==> flow/design.v <==
module register (r, rst, data, clk);
	output reg r;
	input rst,clk;
	input data;
    always @(posedge clk or negedge rst)
    begin
      if (rst==0)
	       begin
 	        r<=0;
         end
      else
        begin
          r<=data;
        end
    end
endmodule
module register3b (r, rst, data, clk);
	output reg [2:0] r;
	input rst,clk;
	input [2:0] data;
    always @(posedge clk or negedge rst)
    begin
      if (rst==0)
	       begin
 	        r[2:0]<= 3'b0;
         end
      else
        begin
          r[2:0]<=data[2:0];
        end
    end
endmodule
module register4b (r, rst, data, clk);
	output reg [3:0] r;
	input rst,clk;
	input [3:0] data;
   always @(posedge clk or negedge rst)
    begin
      if (rst==0)
	       begin
 	        r[3:0]<= 4'b0;
         end
      else
        begin
          r[3:0]<=data[3:0];
        end
    end
endmodule
module register32b (r, rst, data, clk);
	output reg [31:0] r;
	input rst,clk;
	input [31:0] data;
    always @(posedge clk or negedge rst)
    begin
      if (rst==0)
	       begin
 	        r[31:0]<= 32'b0;
         end
      else
        begin
          r[31:0]<=data[31:0];
        end
    end
endmodule
module ALU (alu_out, zero, funct, data1, data2);
	output zero;
	output reg [31:0] alu_out;
	input [31:0] data1,data2;
	input [2:0] funct;
assign zero=~(|alu_out);
always @(funct,data1,data2)
begin
  case (funct)
    3'b001: alu_out=data1+data2;
    3'B010: alu_out=data1-data2;
    3'b011: alu_out=data1&data2;
    3'b100:  alu_out=data1|data2;
    3'b101: alu_out=~data1;
    3'b110: alu_out=data1^data2;
    default:alu_out=32'b0;
  endcase
end
endmodule
module signextend (entrada,salida,tipo);
  input [27:0] entrada;
  input [1:0] tipo;
  output reg [31:0] salida;
  always @(entrada,tipo)   
  begin                    
    case (tipo)
      2'b00:   
			salida=entrada[16]?{15'b111111111111111,entrada[16:0]}:{15'b0,entrada[16:0]};
      2'b01:   
			salida=entrada[19]?{12'b111111111111,entrada[19:0]}:{12'b0,entrada[19:0]};
      2'b10:   
			salida=entrada[23]?{8'b11111111,entrada[23:0]}:{8'b0,entrada[23:0]};
      2'b11:   
			salida=entrada[27]?{4'b1111,entrada[27:0]}:{4'b0,entrada[27:0]};
    endcase
  end
endmodule
module decoder (mbs,negar,functout,RegWrite,MemtoReg,MemWrite,Branch,tipo,ALUsrc,opcode,functin);
input [2:0] functin;
input [3:0] opcode;
output reg RegWrite,MemtoReg,MemWrite,Branch,ALUsrc,mbs,negar;
output reg [2:0] functout;
output reg [1:0] tipo;
always @(opcode,functin)
begin
  case (opcode)
    4'b0000: begin
            RegWrite<=0;MemtoReg<=0;MemWrite<=0;Branch<=1;functout<=3'b010;tipo<=2'b00;ALUsrc<=0;mbs<=1;negar<=1;
          end
    4'b0001: begin
            RegWrite<=0;MemtoReg<=0;MemWrite<=0;Branch<=1;functout<=3'b010;tipo<=2'b00;ALUsrc<=0;mbs<=1;negar<=1;  
          end
    4'b0010: begin
            RegWrite<=0;MemtoReg<=0;MemWrite<=0;Branch<=1;functout<=3'b010;tipo<=2'b00;ALUsrc<=0;mbs<=1;negar<=0;  
          end
    4'b0011: begin
            RegWrite<=0;MemtoReg<=0;MemWrite<=0;Branch<=1;functout<=3'b010;tipo<=2'b00;ALUsrc<=0;mbs<=1;negar<=0;  
          end
    4'b0100: begin
            RegWrite<=0;MemtoReg<=0;MemWrite<=0;Branch<=1;functout<=3'b010;tipo<=2'b00;ALUsrc<=0;mbs<=0;negar<=1;
          end
    4'b0101: begin
            RegWrite<=0;MemtoReg<=0;MemWrite<=0;Branch<=1;functout<=3'b010;tipo<=2'b00;ALUsrc<=0;mbs<=0;negar<=1;
          end
    4'b0110: begin
            RegWrite<=0;MemtoReg<=0;MemWrite<=0;Branch<=1;functout<=3'b010;tipo<=2'b00;ALUsrc<=0;mbs<=0;negar<=0;
          end
    4'b0111: begin
            RegWrite<=0;MemtoReg<=0;MemWrite<=0;Branch<=1;functout<=3'b010;tipo<=2'b00;ALUsrc<=0;mbs<=0;negar<=0;
          end
    4'b1000: begin
            RegWrite<=1;MemtoReg<=0;MemWrite<=0;Branch<=0;functout<=functin;tipo<=2'b00;ALUsrc<=0;mbs<=0;negar<=0;
          end 
    4'b1001: begin
            RegWrite<=1;MemtoReg<=0;MemWrite<=0;Branch<=0;functout<=functin;tipo<=2'b00;ALUsrc<=1;mbs<=0;negar<=0;
          end
    4'b1010: begin
            RegWrite<=1;MemtoReg<=1;MemWrite<=0;Branch<=0;functout<=3'b001;tipo<=2'b00;ALUsrc<=1;mbs<=0;negar<=0;
          end
    4'b1011: begin
            RegWrite<=0;MemtoReg<=0;MemWrite<=1;Branch<=0;functout<=3'b001;tipo<=2'b00;ALUsrc<=1;mbs<=0;negar<=0;
          end
    4'b1100: begin
            RegWrite<=0;MemtoReg<=0;MemWrite<=0;Branch<=0;functout<=3'b000;tipo<=2'b00;ALUsrc<=1;mbs<=0;negar<=0;
          end
    4'b1101: begin
            RegWrite<=0;MemtoReg<=0;MemWrite<=0;Branch<=0;functout<=3'b000;tipo<=2'b00;ALUsrc<=1;mbs<=0;negar<=0;
          end
    4'b1110: begin
            RegWrite<=0;MemtoReg<=0;MemWrite<=0;Branch<=1;functout<=3'b001;tipo<=2'b01;ALUsrc<=1;mbs<=0;negar<=0;  
          end
    4'b1111: begin
            RegWrite<=0;MemtoReg<=0;MemWrite<=0;Branch<=1;functout<=3'b001;tipo<=2'b10;ALUsrc<=0;mbs<=0;negar<=0;  
          end
  endcase    
end
endmodule
module bancoreg (addrr, addrw, write, datain, dataout,rst,clk);    
	input [3:0] addrr,addrw;
	input write,rst,clk;
	input [31:0] datain;
	output reg [31:0] dataout;
	reg [511:0] memo;
	 always @(posedge clk or negedge rst)
	   begin
	     if (rst==0)
	       memo <= 512'b0;
	     else if (write==1)
	       memo[addrw*32 +: 32] <= datain[31:0];
	   end
	 always @(posedge clk)
	   begin
	     if (rst==1)
	       dataout[31:0] <= (write==1 && addrw==addrr) ? datain[31:0] : memo[addrr*32 +: 32];
	   end
endmodule
module IF (PCout,PCin);  
  input [31:0] PCin;
  output reg [31:0] PCout; 
  always @(PCin)
  begin
    PCout=PCin+1;
  end
endmodule
module ID (mbs,negar,jump,dato1,dato2,destinoWrOut,inm_ext,RegWriteout,MemtoReg,MemWrite,Branch,ALUsrc,funct,PCout,Instruccion,PCin,RegWritein,dataWr,destinoWrIn,rst,clk);
  input RegWritein,rst,clk;
  input [3:0] destinoWrIn;
  input [31:0] Instruccion,PCin,dataWr;
  output [31:0] dato1,dato2,inm_ext,PCout;
  output [3:0] destinoWrOut;
  output RegWriteout,MemtoReg,MemWrite,Branch,ALUsrc,mbs,negar;
  output jump;  
  output [2:0] funct;
  wire [1:0] tipo;
  decoder decodificador (
  .mbs(mbs),
  .negar(negar),
  .functout(funct),
  .RegWrite(RegWriteout),
  .MemtoReg(MemtoReg),
  .MemWrite(MemWrite),
  .Branch(Branch),
  .tipo(tipo),
  .ALUsrc(ALUsrc),
  .opcode(Instruccion[31:28]),
  .functin(Instruccion[19:17]));
  bancoreg rs (
  .addrr((Instruccion[31:28]==4'b1110)?Instruccion[27:24]:Instruccion[23:20]), 
  .addrw(destinoWrIn), 
  .write(RegWritein), 
  .datain(dataWr), 
  .dataout(dato1),
  .rst(rst),
  .clk(clk));
  bancoreg rt (
  .addrr(((Instruccion[31:28]==4'b1011)||(~Instruccion[31]))?Instruccion[27:24]:Instruccion[16:13]),
  .addrw(destinoWrIn), 
  .write(RegWritein), 
  .datain(dataWr), 
  .dataout(dato2),
  .rst(rst),
  .clk(clk));
  signextend extensor (
  .entrada(Instruccion[27:0]),
  .salida(inm_ext),
  .tipo(tipo));
  assign jump=Instruccion[31];  
  assign destinoWrOut=Instruccion[27:24];
  assign PCout=PCin;
endmodule
module EX (PCout,dataWrMem,destinoWrOut,zeroOut,alu_out,RegWriteOut,MemtoRegOut,MemWriteOut,BranchOut,RegWriteIn,MemtoRegIn,MemWriteIn,BranchIn,funct,ALUsrc,dato1,dato2,destinoWrIn,inm_ext,jump,negar,mbs,PCin);
input [31:0] dato1,dato2,inm_ext,PCin;
input [3:0] destinoWrIn;
output [3:0] destinoWrOut; 
input negar,mbs,jump,RegWriteIn,MemtoRegIn,MemWriteIn,BranchIn,ALUsrc;
input [2:0] funct;
output RegWriteOut,MemtoRegOut,MemWriteOut,BranchOut;
output zeroOut;
output [31:0] alu_out,dataWrMem,PCout;
wire zero;
ALU alu (
.alu_out(alu_out), 
.zero(zero), 
.funct(funct), 
.data1(MemWriteIn?dato2:dato1), 
.data2(ALUsrc?inm_ext:dato2));
assign PCout=jump?(ALUsrc?(dato1+inm_ext):inm_ext):(PCin+inm_ext);  
assign dataWrMem=dato1;  
assign RegWriteOut=RegWriteIn;
assign MemtoRegOut=MemtoRegIn;
assign MemWriteOut=MemWriteIn;
assign BranchOut=BranchIn;
assign destinoWrOut=destinoWrIn;
assign zeroOut=mbs?(zero?~zero:(negar?~mbs:mbs)):(negar?~zero:zero);
endmodule
module MEM (PCout,alu_outWB,PCsrc,RegWriteOut,MemtoRegOut,destinoWrOut,zero,alu_outMEM,destinoWrIn,RegWriteIn,MemtoRegIn,BranchIn,PCin,jump);
  input jump,zero,RegWriteIn,MemtoRegIn,BranchIn;
  input [31:0] alu_outMEM,PCin;
  input [3:0] destinoWrIn;
  output RegWriteOut,MemtoRegOut,PCsrc;
  output [3:0] destinoWrOut;
  output [31:0] PCout,alu_outWB;
  assign alu_outWB=alu_outMEM;
  assign PCout=jump?alu_outMEM:PCin;
  assign PCsrc=jump?BranchIn:(BranchIn&zero);
  assign RegWriteOut=RegWriteIn;
  assign MemtoRegOut=MemtoRegIn;
  assign destinoWrOut=destinoWrIn;
endmodule
module WB (RegWriteOut,destinoWrOut,res,data_mem,alu_out,destinoWrIn,RegWriteIn,MemtoRegIn);
  input [31:0] alu_out,data_mem;
  input RegWriteIn,MemtoRegIn;
  input [3:0] destinoWrIn;
  output RegWriteOut;
  output [31:0] res;
  output [3:0] destinoWrOut;
  assign RegWriteOut=RegWriteIn;
  assign destinoWrOut=destinoWrIn;
  assign res=MemtoRegIn?data_mem:alu_out;
endmodule
module RISC (destinoWrWB,escribir,PCsrc,result,PCoutMEM,NReset,clk,alu_outMEM,WriteDataInMEM,datoMemOut,InstruccionIn,PCinIF,MemWriteInMEM);
  input [31:0] datoMemOut,InstruccionIn;
  input NReset,clk;
  output escribir,PCsrc,MemWriteInMEM;
  output [3:0] destinoWrWB;
  output [31:0] result,PCoutMEM,alu_outMEM,PCinIF,WriteDataInMEM;
  wire [31:0] InstruccionIn,PCoutIF,PCinIF;
  wire [31:0] InstruccionOut,inm_extID,PCinID,PCoutID;
  wire [3:0] destinoWrOutID;
  wire mbsID,negarID,jumpID,RegWriteoutID,MemtoRegID,MemWriteID,BranchID,ALUsrcID;
  wire [2:0] functID;
  wire [31:0] dato1EX,dato2EX,inm_extEX,PCinEX,PCoutEX,dataWrMemEX,alu_outEX;
  wire [3:0] destinoWrInEX,destinoWrOutEX;
  wire [2:0] functEX;
  wire RegWriteOutEX,RegWriteInEX,MemtoRegOutEX,MemtoRegInEX,MemWriteOutEX,MemWriteInEX,BranchOutEX,BranchInEX,ALUsrcEX,zeroEX,jumpEX,negarEX,mbsEX;
  wire BranchInMEM,jumpMEM,zeroMEM,MemWriteInMEM,MemWriteOutMEM,RegWriteInMEM,RegWriteOutMEM,MemtoRegInMEM,MemtoRegOutMEM;
  wire [3:0] destinoWrInMEM,destinoWrOutMEM;
  wire [31:0] datoMemOut,PCinMEM,WriteDataInMEM,alu_outWB1;
  wire [31:0] data_mem,alu_outWB2;
  wire [3:0] destinoWrInWB;
  wire RegWriteInWB,MemtoRegInWB;
  IF IF (
  .PCout(PCoutIF),
  .PCin(PCinIF));
  ID ID (
  .mbs(mbsID),
  .negar(negarID),
  .jump(jumpID),
  .dato1(dato1EX),
  .dato2(dato2EX),
  .destinoWrOut(destinoWrOutID),
  .inm_ext(inm_extID),
  .RegWriteout(RegWriteoutID),
  .MemtoReg(MemtoRegID),
  .MemWrite(MemWriteID),
  .Branch(BranchID),
  .ALUsrc(ALUsrcID),
  .funct(functID),
  .PCout(PCoutID),
  .Instruccion(InstruccionOut),
  .PCin(PCinID),
  .RegWritein(escribir),
  .dataWr(result),
  .destinoWrIn(destinoWrWB),
  .rst(NReset),
  .clk(clk));
  EX EX (
  .PCout(PCoutEX),
  .dataWrMem(dataWrMemEX),
  .destinoWrOut(destinoWrOutEX),
  .zeroOut(zeroEX),
  .alu_out(alu_outEX),
  .RegWriteOut(RegWriteOutEX),
  .MemtoRegOut(MemtoRegOutEX),
  .MemWriteOut(MemWriteOutEX),
  .BranchOut(BranchOutEX),
  .RegWriteIn(RegWriteInEX),
  .MemtoRegIn(MemtoRegInEX),
  .MemWriteIn(MemWriteInEX),
  .BranchIn(BranchInEX),
  .funct(functEX),
  .ALUsrc(ALUsrcEX),
  .dato1(dato1EX),
  .dato2(dato2EX),
  .destinoWrIn(destinoWrInEX),
  .inm_ext(inm_extEX),
  .jump(jumpEX),
  .negar(negarEX),
  .mbs(mbsEX),
  .PCin(PCinEX));
  MEM MEM(
  .PCout(PCoutMEM),
  .alu_outWB(alu_outWB1),
  .PCsrc(PCsrc),
  .RegWriteOut(RegWriteOutMEM),
  .MemtoRegOut(MemtoRegOutMEM),
  .destinoWrOut(destinoWrOutMEM),
  .zero(zeroMEM),
  .alu_outMEM(alu_outMEM),
  .destinoWrIn(destinoWrInMEM),
  .RegWriteIn(RegWriteInMEM),
  .MemtoRegIn(MemtoRegInMEM),
  .BranchIn(BranchInMEM),
  .PCin(PCinMEM),
  .jump(jumpMEM));
  WB WB(
  .RegWriteOut(escribir),
  .destinoWrOut(destinoWrWB),
  .res(result),
  .data_mem(data_mem),
  .alu_out(alu_outWB2),
  .destinoWrIn(destinoWrInWB),
  .RegWriteIn(RegWriteInWB),
  .MemtoRegIn(MemtoRegInWB));
  register32b regPC_IFtoIF(
  .r(PCinIF), 
  .rst(NReset),
  .data(PCsrc?PCoutMEM:PCoutIF), 
  .clk(clk));
  register32b regPC_IFtoID(
  .r(PCinID), 
  .rst(NReset),
  .data(PCoutIF), 
  .clk(clk));
  register32b regInstr_IFtoID(
  .r(InstruccionOut), 
  .rst(NReset),
  .data(InstruccionIn), 
  .clk(clk));
  register4b regdestinoWr_IDtoEX(
  .r(destinoWrInEX), 
  .rst(NReset),
  .data(destinoWrOutID), 
  .clk(clk));
  register32b regInmediato_IDtoEX(
  .r(inm_extEX), 
  .rst(NReset),
  .data(inm_extID), 
  .clk(clk));
  register32b regPC_IDtoEX(
  .r(PCinEX), 
  .rst(NReset),
  .data(PCoutID), 
  .clk(clk));
  register regmbs_IDtoEX(
  .r(mbsEX), 
  .rst(NReset),
  .data(mbsID), 
  .clk(clk));
  register regnegar_IDtoEX(
  .r(negarEX), 
  .rst(NReset),
  .data(negarID), 
  .clk(clk));
  register regjump_IDtoEX(
  .r(jumpEX), 
  .rst(NReset),
  .data(jumpID), 
  .clk(clk));
  register regRegWrite_IDtoEX(
  .r(RegWriteInEX), 
  .rst(NReset),
  .data(RegWriteoutID), 
  .clk(clk));
  register regMemtoReg_IDtoEX(
  .r(MemtoRegInEX), 
  .rst(NReset),
  .data(MemtoRegID), 
  .clk(clk));
  register regMemWrite_IDtoEX(
  .r(MemWriteInEX), 
  .rst(NReset),
  .data(MemWriteID), 
  .clk(clk));
  register regBranch_IDtoEX(
  .r(BranchInEX), 
  .rst(NReset),
  .data(BranchID), 
  .clk(clk));
  register regALUsrc_IDtoEX(
  .r(ALUsrcEX), 
  .rst(NReset),
  .data(ALUsrcID), 
  .clk(clk));
  register3b regfunct_IDtoEX(
  .r(functEX), 
  .rst(NReset),
  .data(functID), 
  .clk(clk));
  register32b regPC_EXtoMEM(
  .r(PCinMEM), 
  .rst(NReset),
  .data(PCoutEX), 
  .clk(clk));
  register32b regdataWrMem_EXtoMEM(
  .r(WriteDataInMEM), 
  .rst(NReset),
  .data(dataWrMemEX), 
  .clk(clk));
  register4b regdestinoWr_EXtoMEM(
  .r(destinoWrInMEM), 
  .rst(NReset),
  .data(destinoWrOutEX), 
  .clk(clk));
  register regJump_EXtoMEM(
  .r(jumpMEM), 
  .rst(NReset),
  .data(jumpEX), 
  .clk(clk));
  register regzero_EXtoMEM(
  .r(zeroMEM), 
  .rst(NReset),
  .data(zeroEX), 
  .clk(clk));
  register regRegWrite_EXtoMEM(
  .r(RegWriteInMEM), 
  .rst(NReset),
  .data(RegWriteOutEX), 
  .clk(clk));
  register regMemtoReg_EXtoMEM(
  .r(MemtoRegInMEM), 
  .rst(NReset),
  .data(MemtoRegOutEX), 
  .clk(clk));
  register regMemWrite_EXtoMEM(
  .r(MemWriteInMEM), 
  .rst(NReset),
  .data(MemWriteOutEX), 
  .clk(clk));
  register regBranch_EXtoMEM(
  .r(BranchInMEM), 
  .rst(NReset),
  .data(BranchOutEX), 
  .clk(clk));
  register32b regalu_out_EXtoMEM(
  .r(alu_outMEM), 
  .rst(NReset),
  .data(alu_outEX), 
  .clk(clk));
  register32b regALU_out_MEMtoWB(
  .r(alu_outWB2), 
  .rst(NReset),
  .data(alu_outWB1), 
  .clk(clk));
  register32b regData_mem_out_MEMtoWB(
  .r(data_mem), 
  .rst(NReset),
  .data(datoMemOut), 
  .clk(clk));
  register regRegWrite_MEMtoWB(
  .r(RegWriteInWB), 
  .rst(NReset),
  .data(RegWriteOutMEM), 
  .clk(clk));
  register regMemtoReg_MEMtoWB(
  .r(MemtoRegInWB), 
  .rst(NReset),
  .data(MemtoRegOutMEM), 
  .clk(clk));
  register4b regdestinoWr_MEMtoWB(
  .r(destinoWrInWB), 
  .rst(NReset),
  .data(destinoWrOutMEM), 
  .clk(clk));
endmodule
### From RTL to reports: RISC

The steps from the RTL of RISC to its reports follow in flow order.
Line numbers count from 1 in the design file above.
Operators: Yosys type, input widths -> output width; for muxes data width and select width s.
Library cell names are shortened.
The mark n/a stands for no value.

| inputs | value |
|---|---|
| top | RISC |
| clock port | clk |
| cell library | sky130hd |
| library corner | tt_025C_1v80 |

### Word level

Yosys after proc, flatten, opt, wreduce and memory -nomap, before mapping. Enables and synchronous resets that opt folds into registers are not counted as muxes. Memory bits, and registers merged into a memory's read port (data or address), are not among the register bits. Print and check cells are not counted. Equal cells are merged and count once.

| storage and ports | value |
|---|---|
| flip-flop bits (word level) | 1439 |
| input port bits | 66 |
| output and inout port bits | 167 |
| word-level cells | 137 |

| operators by class | value |
|---|---|
| $add $sub $neg | 6 |
| eq/ne operators | 26 |
| shift operators | 4 |
| muxes and demuxes | 31 |
| bitwise operators | 13 |
| reduce/logical cells | 23 |

Operators by type and width:

| kind | number |
|---|---|
| $shiftx 512x10->32 | 2 |
| $and 512x512->512 | 2 |
| $or 512x512->512 | 2 |
| $shift 32x33->512 | 1 |
| $shift 32x33->512 const A | 1 |
| $not 512->512 | 1 |
| $mux 32 | 13 |
| $pmux 32 s6 | 1 |
| $pmux 32 s4 | 1 |
| $add 32x32->32 | 3 |
| $neg 9->33 | 1 |
| $add 32x1->32 const B | 1 |
| $sub 32x32->32 | 1 |
| $and 32x32->32 | 1 |
| $or 32x32->32 | 1 |
| $xor 32x32->32 | 1 |
| $not 32->32 | 1 |
| $reduce_or 32->1 | 1 |
| $eq 4x4->1 const B | 8 |
| $reduce_or 15->1 | 2 |
| $reduce_or 12->1 | 2 |
| $reduce_or 10->1 | 2 |
| $eq 4x3->1 const B | 4 |
| $reduce_or 14->1 | 1 |
| $pmux 1 s2 | 7 |
| $reduce_or 13->1 | 1 |
| $reduce_or 4->1 | 3 |
| $reduce_or 6->1 | 2 |

Other operator kinds: 21; their cells: 36.

### Depth

Depth = most cells in a row (Yosys ltp): at word level without a register or memory, in the mapped netlist without a sequential cell, where the memories' decode and read muxes count.

| logic depth | value |
|---|---|
| depth after elaboration | 7 |
| ABC_AREA | 0 |
| gate-level depth with buffers | 25 |
| depth with buffers taken out | 21 |

### Mapped cells and area

The flow's flattened synthesis, as Yosys stat reports it; memories are mapped. The netlist is that of the ABC_AREA named above (0 if unset); the other value can give another one.

| mapped netlist | value |
|---|---|
| cells in the netlist | 6279 |
| synthesis area | 0.0660458 mm2 |
| sequential area | 0.0362297 mm2 |
| flip-flop cells | 1435 |
| buffers | 497 |

Cells by type:

| cell | number |
|---|---|
| dfrtp_1 | 1371 |
| a21oi_1 | 1153 |
| mux4_2 | 256 |
| nor2_1 | 1233 |
| ha_1 | 161 |
| edfxtp_1 | 64 |
| clkbuf_1 | 428 |
| nand2_1 | 310 |
| mux2i_1 | 93 |
| xnor2_1 | 90 |
| nand3_1 | 131 |
| mux2_2 | 52 |
| o21ai_0 | 116 |
| inv_1 | 145 |
| a21o_1 | 64 |
| xor2_1 | 47 |
| a211oi_1 | 49 |
| a311oi_1 | 37 |

Other cell types: 63; their cells: 479.
By module: a second synthesis without flattening, with its own total; a netlist apart from the flattened one above.

| unflattened totals | value |
|---|---|
| cells (unflattened synthesis) | 5233 |
| area total of the unflattened synthesis | 0.0698557 mm2 |

Rows give one instance, submodules left out.

By module:

| module | times used | cells | area (mm2) | seq. area (mm2) |
|---|---|---|---|---|
| bancoreg | 2 | 1594 | 0.0240756 | 0.0137732 |
| register32b | 10 | 32 | 0.0008008 | 0.0008008 |
| EX | 1 | 655 | 0.0048021 | 0 |
| ALU | 1 | 663 | 0.0045143 | 0 |
| MEM | 1 | 75 | 0.0008333 | 0 |
| IF | 1 | 96 | 0.0006844 | 0 |
| WB | 1 | 41 | 0.0005818 | 0 |
| RISC | 1 | 36 | 0.0005443 | 0 |
| ID | 1 | 60 | 0.0004667 | 0 |
| register | 16 | 1 | 0.000025 | 0.000025 |
| signextend | 1 | 43 | 0.0003666 | 0 |
| register4b | 3 | 4 | 0.0001001 | 0.0001001 |
| decoder | 1 | 25 | 0.0001276 | 0 |
| register3b | 1 | 3 | 0.0000751 | 0.0000751 |

### Path before layout

Path of least setup slack by OpenSTA after synthesis, without wires, with an ideal clock, recovery checks aside; 20% of the period is set as input and as output delay. Where synthesis merged equal registers, the netlist keeps one of their names.

| path post-synthesis | value |
|---|---|
| path type | reg2reg |
| start point | register regALUsrc_IDtoEX.r |
| end point | register regzero_EXtoMEM.r |
| clock period | 8000 ps |
| data arrival time | 5155 ps |
| required time | 7876 ps |
| setup slack | 2722 ps |
| path delay | 5279 ps |
| stages | 26 |
| buffers on the path | 4 |
| synthesis period reached | 5278 ps |

"path delay" is the arrival time less input delay plus setup time.
"stages": output pins that drive a net of the path, with the launching flip-flop's if there is one; two outputs of one cell count as two.
"synthesis period reached" is the clock period less the worst setup slack; recovery checks do not enter. This is arithmetic on one report: input and output delays are still those of the set period (20% each).
Between the ends stands the longest chain of elaborated cells between them, by number of cells; it is not shown to be the way that was timed. Of several equally long chains one is given.
A line is the first line of the expression or statement that the cell stems from. Yosys adds cells for indexed reads and writes and turns some case tables into memories.

| on the way, post-synthesis | value |
|---|---|
| cell sequence | dfrtp_1 clkbuf_1 buf_4 mux2i_1 inv_2 nor2_1 nand3_1 nor3_1 and4_1 clkbuf_1 a21oi_1 xnor2_1 ha_1 clkbuf_1 and3_1 and2_1 a222oi_1 nor3_1 a311oi_1 nand2_1 nor4_1 nand4b_1 or4b_1 nor3_2 mux2i_1 nor3_2 |
| cells in the longest elaborated chain | 7 |
| elaborated cells on any way between the ends | 12 |
| source lines of those cells | 9 |
| those cells by class | add/sub: 2; mux: 5; logic: 4; reduce/logical: 1 |

RTL lines, path post-synthesis:

| what | line | RTL |
|---|---|---|
| from (decl) | 2 | `output reg r;` |
| from (assign) | 9 | `r<=0;` |
| from (assign) | 13 | `r<=data;` |
| $mux 32 | 250 | `.data2(ALUsrc?inm_ext:dato2));` |
| $sub 32x32->32 | 75 | `3'B010: alu_out=data1-data2;` |
| $pmux 32 s6 | 73 | `case (funct)` |
| $reduce_or 32->1 | 70 | `assign zero=~(\|alu_out);` |
| $not 1->1 | 70 |  |
| $mux 1 (2 in a row) | 258 | `assign zeroOut=mbs?(zero?~zero:(negar?~mbs:mbs)):(negar?~zero:zero);` |
| to (assign) | 9 |  |
| to (assign) | 13 |  |
| to (decl) | 2 |  |

### Worst path after layout

Path of least setup slack in the final report of record 2 (OpenROAD, finished layout, wires in). Where an end is a register, its clock arrival counts in the times.
The path's times are printed in steps of 10 ps; the period is the one set.

| path post-layout | value |
|---|---|
| path type | reg2reg |
| start point | register regALUsrc_IDtoEX.r |
| end point | register regzero_EXtoMEM.r |
| clock period | 10700 ps |
| data arrival time | 7800 ps |
| required time | 11370 ps |
| setup slack | 3570 ps |
| stages | 22 |
| buffers on the path | 1 |

Between the ends stands the longest chain of elaborated cells between them, by number of cells; it is not shown to be the way that was timed. Of several equally long chains one is given.

| on the way, post-layout | value |
|---|---|
| cell sequence | dfrtp_4 buf_4 mux2i_1 nand2_1 nor3_1 and3_1 and4_1 a31oi_1 xnor2_1 ha_1 a21oi_1 o21ai_0 a222oi_1 nor3_1 a311oi_1 nand2_1 nor4_1 nand4b_1 or4b_1 nor3_2 mux2i_1 nor3_2 |
| cells in the longest elaborated chain | 7 |
| elaborated cells on any way between the ends | 12 |
| source lines of those cells | 9 |
| those cells by class | add/sub: 2; mux: 5; logic: 4; reduce/logical: 1 |

RTL lines, path post-layout:

| what | line | RTL |
|---|---|---|
| from (decl) | 2 | `output reg r;` |
| from (assign) | 9 | `r<=0;` |
| from (assign) | 13 | `r<=data;` |
| $mux 32 | 250 | `.data2(ALUsrc?inm_ext:dato2));` |
| $sub 32x32->32 | 75 | `3'B010: alu_out=data1-data2;` |
| $pmux 32 s6 | 73 | `case (funct)` |
| $reduce_or 32->1 | 70 | `assign zero=~(\|alu_out);` |
| $not 1->1 | 70 |  |
| $mux 1 (2 in a row) | 258 | `assign zeroOut=mbs?(zero?~zero:(negar?~mbs:mbs)):(negar?~zero:zero);` |
| to (assign) | 9 |  |
| to (assign) | 13 |  |
| to (decl) | 2 |  |

Memo
Re: implementation data of RISC

5 stored runs of RISC in the flow (synthesis by Yosys, layout by OpenROAD, sky130hd cells), in arbitrary order. Constraints: input delay and output delay 20% of the set period each, output load 0.01 pF.
"period reached" is the run's clock period less its worst setup slack. It is reckoned from that one timing run; input and output delays stay at 20% of the period that was set.
"time on the worst setup path" is the time allowed to the run's worst setup path (the clock period less input and output delay, where it has them) less its slack. Clock arrival times count: a late capture clock shortens it, a late launch clock lengthens it.
"total power of the final layout": no workload was simulated; the value follows from the tool's default switching activity.
"time on the worst setup path" is known to 10 ps.
Settings: n/a = not set for that run.
Among the results, n/a means that no value is shown for the run.

| run name | ABC_AREA | CELL_PAD_IN_SITES_DETAIL_PLACEMENT | CORE_UTILIZATION | CTS_CLUSTER_SIZE | GPL_ROUTABILITY_DRIVEN | GPL_TIMING_DRIVEN | MAX_ROUTING_LAYER | MIN_ROUTING_LAYER | SLEW_MARGIN | period_ns | CAP_MARGIN | CORE_MARGIN | CELL_PAD_IN_SITES_GLOBAL_PLACEMENT | CORE_ASPECT_RATIO | PLACE_DENSITY | PLACE_DENSITY_LB_ADDON | TNS_END_PERCENT | total power of the final layout (mW) | time on the worst setup path (ps) | critical path kind | worst hold slack (ps) | overall die area (mm2) | post-route utilization (%) | total negative slack on setup checks (ps) | chip area after synthesis (Yosys) (mm2) | worst setup slack after layout (ps) | period reached (ps) |
|---|---|---|---|---|---|---|---|---|---|---|---|---|---|---|---|---|---|---|---|---|---|---|---|---|---|---|---|
| record 1 | 0 | 2 | 51 | 19 | 1 | 0 | met4 | met2 | 20 | 5.16 | 20 | 2 | n/a | n/a | n/a | n/a | n/a | n/a | n/a | n/a | n/a | n/a | n/a | n/a | n/a | n/a | n/a |
| record 2 | n/a | 1 | 40 | n/a | 0 | n/a | met4 | n/a | 20 | 10.7 | 20 | 2 | 3 | 0.53 | 0.41 | n/a | n/a | 19.291 | 7130 | reg2reg | 347 | 0.168545 | 46.5 | 0 | 0.0660458 | 3571 | 7129 |
| record 3 | 1 | 2 | 70 | n/a | 1 | n/a | n/a | met2 | 30 | 8.0 | 20 | 2 | 2 | n/a | n/a | 0.16 | 15 | n/a | n/a | n/a | n/a | n/a | n/a | n/a | n/a | n/a | n/a |
| record 4 | n/a | 2 | 70 | n/a | 1 | n/a | n/a | met2 | 30 | 8.0 | 20 | 2 | n/a | n/a | n/a | 0.16 | 15 | n/a | n/a | n/a | n/a | n/a | n/a | n/a | n/a | n/a | n/a |
| record 5 | n/a | n/a | 40 | n/a | n/a | n/a | n/a | n/a | 20 | 10.2 | 20 | 2 | n/a | n/a | n/a | n/a | n/a | 19.725 | 6750 | reg2reg | 342 | 0.168379 | 46.4 | 0 | 0.0660458 | 3446 | 6754 |

Record 1: no results, clock tree synthesis failed with DPL-0033
Record 3: no results, placement failed with FLW-0024
Record 4: no results, placement failed with DPL-0033
